==> flow/design.v <==
module spi_8byte (
    input wire clk,
    input wire rst_n,
    input wire sclk,
    input wire mosi,
    input wire ss,
    output wire miso,
    input wire pm,
    input wire [15:0] rate_inst,
    input wire [15:0] rate_avg,
    input wire [7:0] bpm_short_avg,
    input wire [7:0] bpm_long_avg,
    input wire [5:0] rr_short_avg,
    input wire [5:0] rr_long_avg,
    input wire pedal_flag,
    input wire expression_flag,
    input wire bpm_flag,
    input wire rr_flag,
    output reg [63:0] rx_data
);
    reg [1:0] sclk_sync, ss_sync, mosi_sync, pm_sync;
    always @(posedge clk) begin
        sclk_sync <= {sclk_sync[0], sclk};
        ss_sync <= {ss_sync[0], ss};
        mosi_sync <= {mosi_sync[0], mosi};
        pm_sync <= {pm_sync[0], pm};
    end
    wire sclk_rising = (sclk_sync == 2'b01);
    wire sclk_falling = (sclk_sync == 2'b10);
    wire ss_active = ~ss_sync[1];
    reg [5:0] bit_cnt;         
    reg [63:0] rx_buffer;
    reg [63:0] tx_buffer;
    reg miso_reg;
    assign miso = miso_reg;
    wire [63:0] tx_pack = {
        rate_inst,                               
        rate_avg,                                
        bpm_long_avg,                            
        bpm_short_avg,                           
        rr_long_avg [5:0],                       
        rr_short_avg[5:0],                       
        pedal_flag,                              
        (expression_flag | bpm_flag | rr_flag),   
        1'b0, pm_sync[1]                         
    };
    reg [63:0] tx_next;             
    always @(posedge clk or negedge rst_n) begin
        if (!rst_n) begin
            bit_cnt  <= 6'd0;
            rx_buffer <= 64'd0;
            tx_buffer <= 64'd0;
            rx_data <= 64'd0;
            miso_reg <= 1'b0;
        end else begin
            if (!ss_active) begin
                bit_cnt <= 6'd0;
                miso_reg <= 1'b0;
            end else begin
                if (sclk_falling) begin
                    rx_buffer <= {rx_buffer[62:0], mosi_sync[1]};
                    bit_cnt <= bit_cnt + 6'd1;
                    if (bit_cnt == 6'd63) begin
                        rx_data <= {rx_buffer[62:0], mosi_sync[1]};
                    end
                end
                if (sclk_rising) begin
                    if (bit_cnt == 6'd0) begin
                        tx_next = tx_pack;           
                    end else begin
                        tx_next = tx_buffer;         
                    end
                    miso_reg  <= tx_next[63];            
                    tx_buffer <= {tx_next[62:0], 1'b0}; 
                end
            end
        end
    end
endmodule
module multi_clock_divider (
    input wire clk,
    input wire rst_n,
    output reg tick_1hz,
    output reg tick_10hz
);
    reg [26:0] cnt_1hz;
    reg [23:0] cnt_10hz;
    localparam MAX_1HZ   = 27'd4_999;         
    localparam MAX_10HZ  = 24'd499;           
    always @(posedge clk or negedge rst_n) begin
        if (!rst_n) begin
            cnt_1hz <= 0;
            cnt_10hz <= 0;
            tick_1hz <= 0;
            tick_10hz <= 0;
        end else begin
            if (cnt_1hz == MAX_1HZ) begin
                cnt_1hz <= 0;
                tick_1hz <= 1;
            end else begin
                cnt_1hz <= cnt_1hz + 1;
                tick_1hz <= 0;
            end
            if (cnt_10hz == MAX_10HZ) begin
                cnt_10hz <= 0;
                tick_10hz <= 1;
            end else begin
                cnt_10hz <= cnt_10hz + 1;
                tick_10hz <= 0;
            end
        end
    end
endmodule
module check_pedal (
    input wire clk,
    input wire rst_n,
    input wire tick_10hz,
    input wire [7:0] pedal_buffer,
    output reg pedal_flag,
    output reg [15:0] rate_inst,
    output reg [15:0] rate_avg
);
    localparam [15:0] THRESH_LOW = 16'd25;     
    localparam [15:0] THRESH_HIGH = 16'd75;    
    localparam [15:0] THRESH_PEAK = 16'd99;    
    reg [7:0] pedal_curr;
    reg [7:0] pedal_prev;
    reg [15:0] rate_next;        
    reg [15:0] fir_reg [0:7];   
    reg [13:0] fir_sum;          
    reg [13:0] fir_sum_next;     
    reg [3:0] filled;            
    reg signed [9:0] diff_sample;    
    reg [9:0] delta_pos;             
    integer i;
    always @(posedge clk or negedge rst_n) begin
        if (!rst_n) begin
            pedal_flag <= 1'b0;
            pedal_curr <= 8'd0;
            pedal_prev <= 8'd0;
            rate_inst <= 16'd0;
            rate_next <= 16'd0;
            rate_avg <= 16'd0;
            for (i=0; i<8; i=i+1) fir_reg[i] <= 16'd0;
            fir_sum <= 14'd0;
            fir_sum_next <= 14'd0;
            filled <= 4'd0;
        end
        else if (tick_10hz) begin
            diff_sample = $signed({1'b0, pedal_buffer}) - $signed({1'b0, pedal_curr});
            delta_pos = (diff_sample > 0) ? diff_sample[9:0] : 10'd0;   
            rate_next = delta_pos * 16'd10;                             
            fir_sum_next = fir_sum - fir_reg[7] + rate_next;
            for (i=7; i>0; i=i-1) begin
                fir_reg[i] <= fir_reg[i-1];
            end
            fir_reg[0] <= rate_next;
            rate_inst <= rate_next;
            fir_sum <= fir_sum_next;
            rate_avg <= {2'b00, fir_sum_next} >> 3;   
            if (filled == 4'd8) begin
                if ( ((rate_next >= THRESH_LOW) && ( (fir_sum_next >> 3) >= THRESH_HIGH )) || (rate_next >= THRESH_PEAK) )
                    pedal_flag <= 1'b1;
                else
                    pedal_flag <= 1'b0;
            end
            else begin
                pedal_flag <= 1'b0;
            end
            pedal_prev <= pedal_curr;
            pedal_curr <= pedal_buffer;
            if (filled < 4'd8) filled <= filled + 4'd1;
        end
    end
endmodule
module check_expression(
    input wire clk,
    input wire rst_n,
    input wire [7:0] expression_buffer,
    output reg expression_flag
);
    localparam [7:0] exp_surprized = 8'd4;
    always @(posedge clk or negedge rst_n) begin
        if (!rst_n) begin
            expression_flag <= 1'b0;
        end
        else begin
            expression_flag <= (expression_buffer == exp_surprized);
        end
    end
endmodule
module check_bpm (
    input wire clk,
    input wire rst_n,
    input wire tick_10hz,
    input wire [7:0] bpm_buffer,
    output reg bpm_flag,
    output reg [7:0] short_avg,
    output reg [7:0] long_avg
);
    localparam integer SHORT_SAMPLES = 8;    
    localparam integer LONG_SAMPLES = 64;    
    localparam integer SUMS_WIDTH_S = 11;    
    localparam integer SUMS_WIDTH_L = 14;    
    reg [7:0] fir_short [0:SHORT_SAMPLES-1];
    reg [7:0] fir_long [0:LONG_SAMPLES-1];
    reg [SUMS_WIDTH_S-1:0] sum_short;
    reg [SUMS_WIDTH_L-1:0] sum_long;
    reg [3:0] filled_short;  
    reg [6:0] filled_long;   
    reg [7:0] prev_tail_s, prev_tail_l;      
    reg [SUMS_WIDTH_S-1:0] sum_short_next;
    reg [SUMS_WIDTH_L-1:0] sum_long_next;
    reg [SUMS_WIDTH_S+5-1:0] lhs;   
    reg [SUMS_WIDTH_L+3-1:0] rhs;   
    integer i;
    always @(posedge clk or negedge rst_n) begin
        if (!rst_n) begin
            bpm_flag <= 1'b0;
            sum_short <= {SUMS_WIDTH_S{1'b0}};
            sum_long <= {SUMS_WIDTH_L{1'b0}};
            filled_short <= 4'd0;
            filled_long <= 7'd0;
            short_avg <= 8'd0;
            long_avg <= 8'd0;
            for (i=0; i<SHORT_SAMPLES; i=i+1) fir_short[i] <= 8'd0;
            for (i=0; i<LONG_SAMPLES; i=i+1) fir_long[i]  <= 8'd0;
            prev_tail_s <= 8'd0;
            prev_tail_l <= 8'd0;
            sum_short_next <= {SUMS_WIDTH_S{1'b0}};
            sum_long_next <= {SUMS_WIDTH_L{1'b0}}; 
        end
        else if (tick_10hz) begin
            prev_tail_s = fir_short [SHORT_SAMPLES-1];
            prev_tail_l = fir_long [LONG_SAMPLES-1];
            sum_short_next = sum_short - {{(SUMS_WIDTH_S-8){1'b0}}, prev_tail_s} + {{(SUMS_WIDTH_S-8){1'b0}}, bpm_buffer};
            sum_long_next  = sum_long - {{(SUMS_WIDTH_L-8){1'b0}}, prev_tail_l} + {{(SUMS_WIDTH_L-8){1'b0}}, bpm_buffer};
            lhs = {5'd0, sum_short_next} << 5;
            rhs = (sum_long_next * 5);
            if ( (filled_short == SHORT_SAMPLES[3:0]) && (filled_long == LONG_SAMPLES[6:0]) )
                bpm_flag <= (lhs >= rhs);
            else
                bpm_flag <= 1'b0;
            for (i=SHORT_SAMPLES-1; i>0; i=i-1) begin
                fir_short[i] <= fir_short[i-1];
            end
            fir_short[0] <= bpm_buffer;
            for (i=LONG_SAMPLES-1; i>0; i=i-1) begin
                fir_long[i] <= fir_long[i-1];
            end
            fir_long[0] <= bpm_buffer;
            sum_short <= sum_short_next;
            sum_long  <= sum_long_next;
            short_avg <= sum_short_next >> 3;   
            long_avg  <= sum_long_next  >> 6;   
            if (filled_short < SHORT_SAMPLES[3:0]) filled_short <= filled_short + 4'd1;
            if (filled_long  < LONG_SAMPLES[6:0]) filled_long  <= filled_long  + 7'd1;
        end
    end
endmodule
module check_respiration(
    input wire clk,
    input wire rst_n,
    input wire tick_1hz,
    input wire [7:0]  rr_buffer,
    output reg rr_flag,
    output reg [5:0] short_avg,
    output reg [5:0] long_avg
);
    localparam integer SHORT_SAMPLES = 16;       
    localparam integer LONG_SAMPLES = 120;       
    localparam integer SUMS_WIDTH_S = 12;        
    localparam integer SUMS_WIDTH_L = 15;        
    localparam integer CMP_WIDTH = 32;          
    reg [7:0] fir_short [0:SHORT_SAMPLES-1];
    reg [7:0] fir_long [0:LONG_SAMPLES -1];
    reg [SUMS_WIDTH_S-1:0] sum_short, sum_short_next;
    reg [SUMS_WIDTH_L-1:0] sum_long , sum_long_next;
    reg [4:0] filled_short;  
    reg [6:0] filled_long;   
    reg [7:0] prev_tail_s, prev_tail_l;
    reg [CMP_WIDTH-1:0] lhs, rhs;
    reg [7:0] short_avg8;
    reg [7:0] long_avg8;
    integer i;
    always @(posedge clk or negedge rst_n) begin
        if (!rst_n) begin
            rr_flag <= 1'b0;
            sum_short <= {SUMS_WIDTH_S{1'b0}};
            sum_long <= {SUMS_WIDTH_L{1'b0}};
            sum_short_next <= {SUMS_WIDTH_S{1'b0}};
            sum_long_next <= {SUMS_WIDTH_L{1'b0}};
            filled_short <= 5'd0;
            filled_long <= 7'd0;
            short_avg <= 6'd0;
            long_avg <= 6'd0;
            short_avg8 <= 8'd0;
            long_avg8 <= 8'd0;
            for (i=0; i<SHORT_SAMPLES; i=i+1) fir_short[i] <= 8'd0;
            for (i=0; i<LONG_SAMPLES;  i=i+1) fir_long[i] <= 8'd0;
            prev_tail_s <= 8'd0;
            prev_tail_l <= 8'd0;
        end
        else if (tick_1hz) begin
            prev_tail_s = fir_short[SHORT_SAMPLES-1];
            prev_tail_l = fir_long [LONG_SAMPLES -1];
            sum_short_next = sum_short - {{(SUMS_WIDTH_S-8){1'b0}}, prev_tail_s} + {{(SUMS_WIDTH_S-8){1'b0}}, rr_buffer};
            sum_long_next  = sum_long- {{(SUMS_WIDTH_L-8){1'b0}}, prev_tail_l} + {{(SUMS_WIDTH_L-8){1'b0}}, rr_buffer};
            lhs = {{(CMP_WIDTH-SUMS_WIDTH_S){1'b0}}, sum_short_next} * 32'd2400;
            rhs = {{(CMP_WIDTH-SUMS_WIDTH_L){1'b0}}, sum_long_next } * 32'd368;
            if ( (filled_short == SHORT_SAMPLES[4:0]) && (filled_long == LONG_SAMPLES[6:0]) )
                rr_flag <= (lhs >= rhs);
            else
                rr_flag <= 1'b0;
            for (i=SHORT_SAMPLES-1; i>0; i=i-1) begin
                fir_short[i] <= fir_short[i-1];
            end
            fir_short[0] <= rr_buffer;
            for (i=LONG_SAMPLES-1; i>0; i=i-1) begin
                fir_long[i] <= fir_long[i-1];
            end
            fir_long[0] <= rr_buffer;
            sum_short <= sum_short_next;
            sum_long <= sum_long_next;
            short_avg8 <= sum_short_next >> 4;        
            long_avg8 <= sum_long_next  / 8'd120;    
            if (short_avg8 > 8'd63) 
                short_avg <= 6'd63;
            else
                short_avg <= short_avg8[5:0];
            if (long_avg8  > 8'd63)
                long_avg  <= 6'd63;
            else 
                long_avg  <= long_avg8[5:0];
            if (filled_short < SHORT_SAMPLES[4:0]) filled_short <= filled_short + 5'd1;
            if (filled_long  < LONG_SAMPLES[6:0])  filled_long  <= filled_long  + 7'd1;
        end
    end
endmodule
module drive_device (
    input wire clk,
    input wire rst_n,
    input wire pedal_flag,
    input wire expression_flag,
    input wire bpm_flag,
    input wire rr_flag,
    output wire pm,
    output reg drive
);
    parameter CLK_FREQ = 5_000;          
    parameter HIGH_SEC = 1;              
    parameter LOW_SEC = 2;               
    localparam S_IDLE = 2'b00;
    localparam S_HIGH = 2'b01;
    localparam S_LOW = 2'b10;
    localparam HIGH_COUNT = CLK_FREQ * HIGH_SEC;  
    localparam LOW_COUNT = CLK_FREQ * LOW_SEC;   
    reg [1:0] state;
    reg [31:0] counter;  
    assign pm = pedal_flag && (expression_flag || bpm_flag || rr_flag);
    always @(posedge clk or negedge rst_n) begin
        if (!rst_n) begin
            state <= S_IDLE;
            counter <= 32'd0;
            drive <= 1'b0;
        end else begin
            case (state)
                S_IDLE: begin
                    drive <= 1'b0;
                    if (pm) begin
                        state <= S_HIGH;
                        counter <= HIGH_COUNT - 1;
                        drive <= 1'b1;
                    end
                end
                S_HIGH: begin
                    drive <= 1'b1;
                    if (counter != 0) begin
                        counter <= counter - 1'b1;
                    end else begin
                        state <= S_LOW;
                        counter <= LOW_COUNT - 1;
                        drive <= 1'b0;
                    end
                end
                S_LOW: begin
                    drive <= 1'b0;
                    if (counter != 0) begin
                        counter <= counter - 1'b1;
                    end else begin
                        state <= S_IDLE;
                    end
                end
                default: begin
                    state <= S_IDLE;
                    counter <= 32'd0;
                    drive <= 1'b0;
                end
            endcase
        end
    end
endmodule
module PMPD(
    input wire clk,
    input wire rst_n,
    input wire sclk,
    input wire mosi,
    input wire ss,
    output wire miso,            
    output wire drive
);
    wire [63:0] state_buffer;
    wire pm;
    wire [15:0] rate_inst;
    wire [15:0] rate_avg;
    wire [7:0] bpm_short_avg;
    wire [7:0] bpm_long_avg;
    wire [5:0] rr_short_avg;
    wire [5:0] rr_long_avg;
    wire pedal_flag;
    wire expression_flag;
    wire bpm_flag;
    wire rr_flag;
    spi_8byte spi (
        .clk(clk),
        .rst_n(rst_n),
        .sclk(sclk),
        .mosi(mosi),
        .ss(ss), 
        .miso(miso), 
        .pm(pm),
        .rate_inst(rate_inst),
        .rate_avg(rate_avg),
        .bpm_short_avg(bpm_short_avg),
        .bpm_long_avg(bpm_long_avg),
        .rr_short_avg(rr_short_avg),
        .rr_long_avg(rr_long_avg),
        .pedal_flag(pedal_flag),
        .expression_flag(expression_flag),
        .bpm_flag(bpm_flag),
        .rr_flag(rr_flag),
        .rx_data(state_buffer)
    );
    wire tick_1hz;
    wire tick_10hz;
    multi_clock_divider prescaler(
        .clk(clk),
        .rst_n(rst_n),
        .tick_1hz(tick_1hz),
        .tick_10hz(tick_10hz)
    );
    check_pedal check_pedal(
        .clk(clk),
        .rst_n(rst_n),
        .tick_10hz(tick_10hz),
        .pedal_buffer(state_buffer[31:24]),
        .pedal_flag(pedal_flag),
        .rate_inst(rate_inst),
        .rate_avg(rate_avg)
    );
    check_expression check_expression(
        .clk(clk),
        .rst_n(rst_n),
        .expression_buffer(state_buffer[23:16]),
        .expression_flag(expression_flag)        
    );
    check_bpm check_bpm(
        .clk(clk),
        .rst_n(rst_n),
        .tick_10hz(tick_10hz),
        .bpm_buffer(state_buffer[15:8]),
        .bpm_flag(bpm_flag),
        .short_avg(bpm_short_avg),
        .long_avg(bpm_long_avg)
    );
    check_respiration check_respiration(
        .clk(clk),
        .rst_n(rst_n),
        .tick_1hz(tick_1hz),
        .rr_buffer(state_buffer[7:0]),
        .rr_flag(rr_flag),
        .short_avg(rr_short_avg),
        .long_avg(rr_long_avg)
    );
    drive_device drive_device(
        .clk(clk),
        .rst_n(rst_n),
        .pedal_flag(pedal_flag),
        .expression_flag(expression_flag),
        .bpm_flag(bpm_flag),
        .rr_flag(rr_flag),
        .pm(pm),
        .drive(drive)
    );
endmodule
# Step by step through the tools: PMPD
# Module PMPD before and after one edit of its RTL, step after step.
# "orig" refers to lines of the RTL above, "edited" to lines of the edited file.
# "change" is "edited" less "orig", of the values as shown.
# Operators carry their Yosys type and port widths (W data, S select, Z words).
# Cell names lack the library's common part.
# A cell with - has no value.
# design
design	PMPD
clock	clk
lib	sky130hd
corner	tt_025C_1v80

# The edit
# Unified diff, file above to edited file.
# A script made this edit. It changes what the design does and was not meant as an optimisation.
# begin of diff
@@ -181,12 +181,5 @@
 );
     localparam [7:0] exp_surprized = 8'd4;
-    always @(posedge clk or negedge rst_n) begin
-        if (!rst_n) begin
-            expression_flag <= 1'b0;
-        end
-        else begin
-            expression_flag <= (expression_buffer == exp_surprized);
-        end
-    end
+    always @(*) expression_flag = (expression_buffer == exp_surprized);
 endmodule
 module check_bpm (
# end of diff

# Word level
# Yosys after proc, flatten, opt, wreduce and memory -nomap, before mapping. Print and check cells are not counted. Equal cells are merged and count once.
# bits
element	orig	edited	change
ff_bits	1965	1964	-1
in_bits	5	5	0
wordCells	337	336	-1
# op_classes
element	orig	edited	change
addsub	20	20	0
mul	4	4	0
n_div	1	1	0
cmp	13	13	0
eq_ne	17	17	0
muxes	27	27	0
logic	3	3	0
reduce_and_logical	22	22	0
# Operator kinds equal on both sides are left out: 65.

# Longest topological paths
# Depth = most cells in a row (Yosys ltp): at word level without a register or memory, in the mapped netlist without a sequential cell, where the memories' decode and read muxes count.
# logic_depth
element	orig	edited	change
ltp_word	10	10	0
ABC_AREA	0	0	-
ltp_mapped	35	35	0
mapped_depth_nobuf	35	35	0

# Synthesis result
# Source: synth_stat.txt of the flow (Yosys; design flattened, memories mapped). It holds for the ABC_AREA given above (unset counts as 0); a run with the other value may have another netlist.
# synth_totals
element	orig	edited	change
stdcells	5891	5905	14
yosys_area_mm2	0.0821851	0.0823502	0.0001651
sequential_area_mm2	0.0482575	0.0482325	-0.0000250
ff_cells	1930	1929	-1
# by_type
cell_type	orig	edited	change
nor3_1	19	29	10
inv_1	364	371	7
nand3_1	47	54	7
or3_1	17	11	-6
o211ai_1	12	6	-6
nand4b_1	0	6	6
nor4_1	24	19	-5
nand2b_1	20	15	-5
mux2_2	1639	1643	4
o21ai_0	196	192	-4
xnor2_1	137	141	4
or2_2	9	5	-4
nand2_1	218	221	3
mux2i_1	61	58	-3
o21bai_1	39	42	3
nand4_1	27	24	-3
buf_1	19	16	-3
o311ai_0	4	1	-3
# Cell types equal on both sides are left out: 22.
# Not every row of either side is listed.
# By module: a second synthesis without flattening, with its own total; a netlist apart from the flattened one above.
# unflattened
element	orig	edited	change
hier_cells	6219	6221	2
hier_area_mm2	0.0861601	0.0861664	0.0000063
# Rows give one instance, submodules left out.
# modules_orig
module	n_inst	n_cells	mod_area_mm2	mod_seq_area_mm2
check_respiration	1	2991	0.0435305	0.0255245
check_bpm	1	1559	0.022957	0.0137382
spi_8byte	1	674	0.0084556	0.0050899
check_pedal	1	546	0.0066551	0.0032531
multi_clock_divider	1	219	0.0024236	0.0013263
drive_device	1	226	0.0020933	0.0009021
check_expression	1	4	0.000045	0.000025
PMPD	1	0	0	0
# modules_edited
module	n_inst	n_cells	mod_area_mm2	mod_seq_area_mm2
check_respiration	1	2991	0.0435305	0.0255245
check_bpm	1	1559	0.022957	0.0137382
spi_8byte	1	674	0.0084556	0.0050899
check_pedal	1	546	0.0066551	0.0032531
multi_clock_divider	1	222	0.0024549	0.0013263
drive_device	1	226	0.0020933	0.0009021
check_expression	1	3	0.00002	0
PMPD	1	0	0	0

# Timing after synthesis
# Path of least setup slack by OpenSTA after synthesis, without wires, with an ideal clock, recovery checks aside; 20% of the period is set as input and as output delay. Where synthesis merged equal registers, the netlist keeps one of their names.
# synth_timing
element	orig	edited	change
path_kind	register -> register	register -> register	-
from	register check_respiration.fir_long[119][1]	register check_respiration.fir_long[119][1]	-
to	register check_respiration.rr_flag	register check_respiration.rr_flag	-
tclk_ns	10.0	10.0	0.0
setup_time_ns	0.128	0.128	0.000
launch_ns	0.000	0.000	0.000
arrival_time_ns	6.650	6.728	0.078
setup_slack_ns	3.222	3.144	-0.078
delay_ns	6.778	6.856	0.078
path_stages	31	29	-2
n_path_buf	0	0	0
period_less_setup_slack_ns	6.778	6.856	0.078
# "delay_ns" is the arrival time less input delay plus setup time.
# "path_stages": output pins that drive a net of the path, with the launching flip-flop's if there is one; two outputs of one cell count as two.
# "period_less_setup_slack_ns" is the clock period less the worst setup slack; recovery checks do not enter. This is arithmetic on one report: input and output delays are still those of the set period (20% each).
# The rows between start and end are the longest chain of elaborated cells between them; the timing report does not say that the signal goes this way. Where chains are equally long, one stands for them.
# Each line given opens the expression or statement behind the cell; cells for indexed reads and writes are added by Yosys, which also makes memories of some case tables.
# A register here has more assigning lines than the two given.
# synth_between_orig
path_cell_list	dfrtp_1 -> fa_1 -> inv_1 -> fa_1 -> a21o_1 -> a221oi_1 -> xor2_1 -> inv_1 -> ha_1 -> inv_1 -> fa_1 -> inv_1 -> fa_1 -> ha_1 -> inv_1 -> a21oi_1 -> o21ai_0 -> a21boi_0 -> o21ai_0 -> a21boi_0 -> o21ai_0 -> a21oi_1 -> o21ai_0 -> nand2b_1 -> a21o_1 -> a21oi_1 -> xor2_1 -> ha_1 -> a2111oi_0 -> o21a_1 -> o21ai_0
elab_chain_len	5
# synth_rtl_orig
element	line	rtl
start: declaration	276	reg [7:0] fir_long [0:LONG_SAMPLES -1];
start: assignment	300	for (i=0; i<LONG_SAMPLES;  i=i+1) fir_long[i] <= 8'd0;
start: assignment	320	fir_long[i] <= fir_long[i-1];
$sub A15 B8 Y15	308	sum_long_next  = sum_long- {{(SUMS_WIDTH_L-8){1'b0}}, prev_tail_l} + {{(SUMS_WIDTH_L-8){1'b0}}, rr_buffer};
$add A15 B8 Y15	308
$mul A15 B5 Y20	310	rhs = {{(CMP_WIDTH-SUMS_WIDTH_L){1'b0}}, sum_long_next } * 32'd368;
$ge A32 B32 Y1	312	rr_flag <= (lhs >= rhs);
$mux W1	311	if ( (filled_short == SHORT_SAMPLES[4:0]) && (filled_long == LONG_SAMPLES[6:0]) )
end: assignment	312
end: assignment	314	rr_flag <= 1'b0;
end: declaration	266	output reg rr_flag,
# synth_between_edited
path_cell_list	dfrtp_1 -> fa_1 -> inv_1 -> fa_1 -> a21o_1 -> a31o_2 -> a211o_1 -> xnor2_1 -> inv_1 -> ha_1 -> inv_1 -> fa_1 -> inv_1 -> fa_1 -> ha_1 -> a21boi_0 -> o21ai_0 -> a21boi_0 -> o21ai_0 -> a21oi_1 -> o21ai_0 -> nand2b_1 -> a21o_1 -> a21oi_1 -> xor2_1 -> ha_1 -> a2111o_1 -> a31oi_1 -> o21ai_0
elab_chain_len	5
# synth_rtl_edited
element	line	rtl
start: declaration	269	reg [7:0] fir_long [0:LONG_SAMPLES -1];
start: assignment	293	for (i=0; i<LONG_SAMPLES;  i=i+1) fir_long[i] <= 8'd0;
start: assignment	313	fir_long[i] <= fir_long[i-1];
$sub A15 B8 Y15	301	sum_long_next  = sum_long- {{(SUMS_WIDTH_L-8){1'b0}}, prev_tail_l} + {{(SUMS_WIDTH_L-8){1'b0}}, rr_buffer};
$add A15 B8 Y15	301
$mul A15 B5 Y20	303	rhs = {{(CMP_WIDTH-SUMS_WIDTH_L){1'b0}}, sum_long_next } * 32'd368;
$ge A32 B32 Y1	305	rr_flag <= (lhs >= rhs);
$mux W1	304	if ( (filled_short == SHORT_SAMPLES[4:0]) && (filled_long == LONG_SAMPLES[6:0]) )
end: assignment	305
end: assignment	307	rr_flag <= 1'b0;
end: declaration	259	output reg rr_flag,

# Timing after layout
# From the final timing report of the runs of pair A: the path of least setup slack in the routed layout; clock arrival at registers is part of the times.
# layout_timing
element	orig	edited	change
path_kind	register -> register	register -> register	-
from	register (name not given)	register (name not given)	-
to	register check_respiration.rr_flag	register check_respiration.rr_flag	-
tclk_ns	8.01	8.01	0.00
setup_time_ns	0.12	0.12	0.00
launch_ns	0.80	0.81	0.01
arrival_time_ns	7.96	7.99	0.03
setup_slack_ns	0.72	0.72	0.00
path_stages	32	32	0
n_path_buf	0	0	0
# The rows between start and end are the longest chain of elaborated cells between them; the timing report does not say that the signal goes this way. Where chains are equally long, one stands for them.
# A register here has more assigning lines than the two given.
# layout_between_orig
path_cell_list	dfrtp_1 -> fa_1 -> inv_1 -> fa_1 -> a21o_1 -> a21oi_1 -> o21bai_1 -> a21oi_1 -> xnor2_1 -> ha_1 -> ha_1 -> inv_1 -> fa_1 -> fa_1 -> inv_1 -> ha_1 -> o21ai_0 -> a21boi_0 -> o21ai_0 -> a21boi_0 -> o21ai_0 -> a21boi_0 -> o21ai_0 -> nand2b_1 -> a21oi_1 -> nor2b_1 -> nor2_1 -> xnor2_1 -> ha_1 -> a2111oi_0 -> o21a_1 -> o21ai_0
elab_chain_len	5
# layout_rtl_orig
element	line	rtl
$sub A12 B8 Y12	307	sum_short_next = sum_short - {{(SUMS_WIDTH_S-8){1'b0}}, prev_tail_s} + {{(SUMS_WIDTH_S-8){1'b0}}, rr_buffer};
$add A12 B8 Y12	307
$mul A12 B7 Y19	309	lhs = {{(CMP_WIDTH-SUMS_WIDTH_S){1'b0}}, sum_short_next} * 32'd2400;
$ge A32 B32 Y1	312	rr_flag <= (lhs >= rhs);
$mux W1	311	if ( (filled_short == SHORT_SAMPLES[4:0]) && (filled_long == LONG_SAMPLES[6:0]) )
end: assignment	312
end: assignment	314	rr_flag <= 1'b0;
end: declaration	266	output reg rr_flag,
# layout_between_edited
path_cell_list	dfrtp_1 -> fa_1 -> inv_1 -> fa_1 -> a21o_1 -> a21oi_1 -> o21bai_1 -> a21oi_1 -> xnor2_1 -> ha_1 -> ha_1 -> inv_1 -> fa_1 -> fa_1 -> inv_1 -> ha_1 -> o21ai_0 -> a21boi_0 -> o21ai_0 -> a21boi_0 -> o21ai_0 -> a21boi_0 -> o21ai_0 -> nand2b_1 -> a21oi_1 -> nor2_1 -> nor2_1 -> xnor2_1 -> ha_1 -> a2111o_1 -> a31oi_1 -> o21ai_0
elab_chain_len	5
# layout_rtl_edited
element	line	rtl
$sub A12 B8 Y12	300	sum_short_next = sum_short - {{(SUMS_WIDTH_S-8){1'b0}}, prev_tail_s} + {{(SUMS_WIDTH_S-8){1'b0}}, rr_buffer};
$add A12 B8 Y12	300
$mul A12 B7 Y19	302	lhs = {{(CMP_WIDTH-SUMS_WIDTH_S){1'b0}}, sum_short_next} * 32'd2400;
$ge A32 B32 Y1	305	rr_flag <= (lhs >= rhs);
$mux W1	304	if ( (filled_short == SHORT_SAMPLES[4:0]) && (filled_long == LONG_SAMPLES[6:0]) )
end: assignment	305
end: assignment	307	rr_flag <= 1'b0;
end: declaration	259	output reg rr_flag,

# Layout results
# Both versions went through the flow (Yosys, OpenROAD) with the same settings in each pair. Constraints: input delay and output delay 20% of the set period each, output load 0.01 pF.
# settings_pair_A
period_ns	8.01
CAP_MARGIN	20
CORE_MARGIN	2
CORE_UTILIZATION	40
SLEW_MARGIN	20
# measured_pair_A
element	orig	edited	change
yosys.chip_area_mm2	0.0821851	0.0823502	0.0001651
dieArea_mm2	0.209105	0.209521	0.000416
post_route_stdcell_area_mm2	0.0921496	0.0924937	0.0003441
layout_utilization_pct	45.1	45.2	0.1
setup_worst_slack_ns	0.719	0.725	0.006
setup_tns_ns	0.000	0.000	0.000
worst_hold_slack_ns	0.327	0.324	-0.003
achievedPeriod_ns	7.291	7.285	-0.006
# settings_pair_B
CELL_PAD_IN_SITES_DETAIL_PLACEMENT	1
CORE_ASPECT_RATIO	1.38
CORE_MARGIN	10
CORE_UTILIZATION	59
GPL_ROUTABILITY_DRIVEN	0
PLACE_DENSITY_LB_ADDON	0.15
SETUP_SLACK_MARGIN	-0.35
TNS_END_PERCENT	35
period_ns	5.57
CAP_MARGIN	20
SLEW_MARGIN	20
# measured_pair_B
element	orig	edited	change
yosys.chip_area_mm2	0.0821851	0.0823502	0.0001651
dieArea_mm2	0.15482	0.155115	0.000295
post_route_stdcell_area_mm2	0.0933195	0.0947221	0.0014026
layout_utilization_pct	67.6	68.0	0.4
setup_worst_slack_ns	-1.576	-1.707	-0.131
setup_tns_ns	-8.036	-13.328	-5.292
achievedPeriod_ns	7.146	7.277	0.131
# "achievedPeriod_ns" = clock period - worst setup slack. The figure is calculated, with input and output delays left at 20% of the set period.
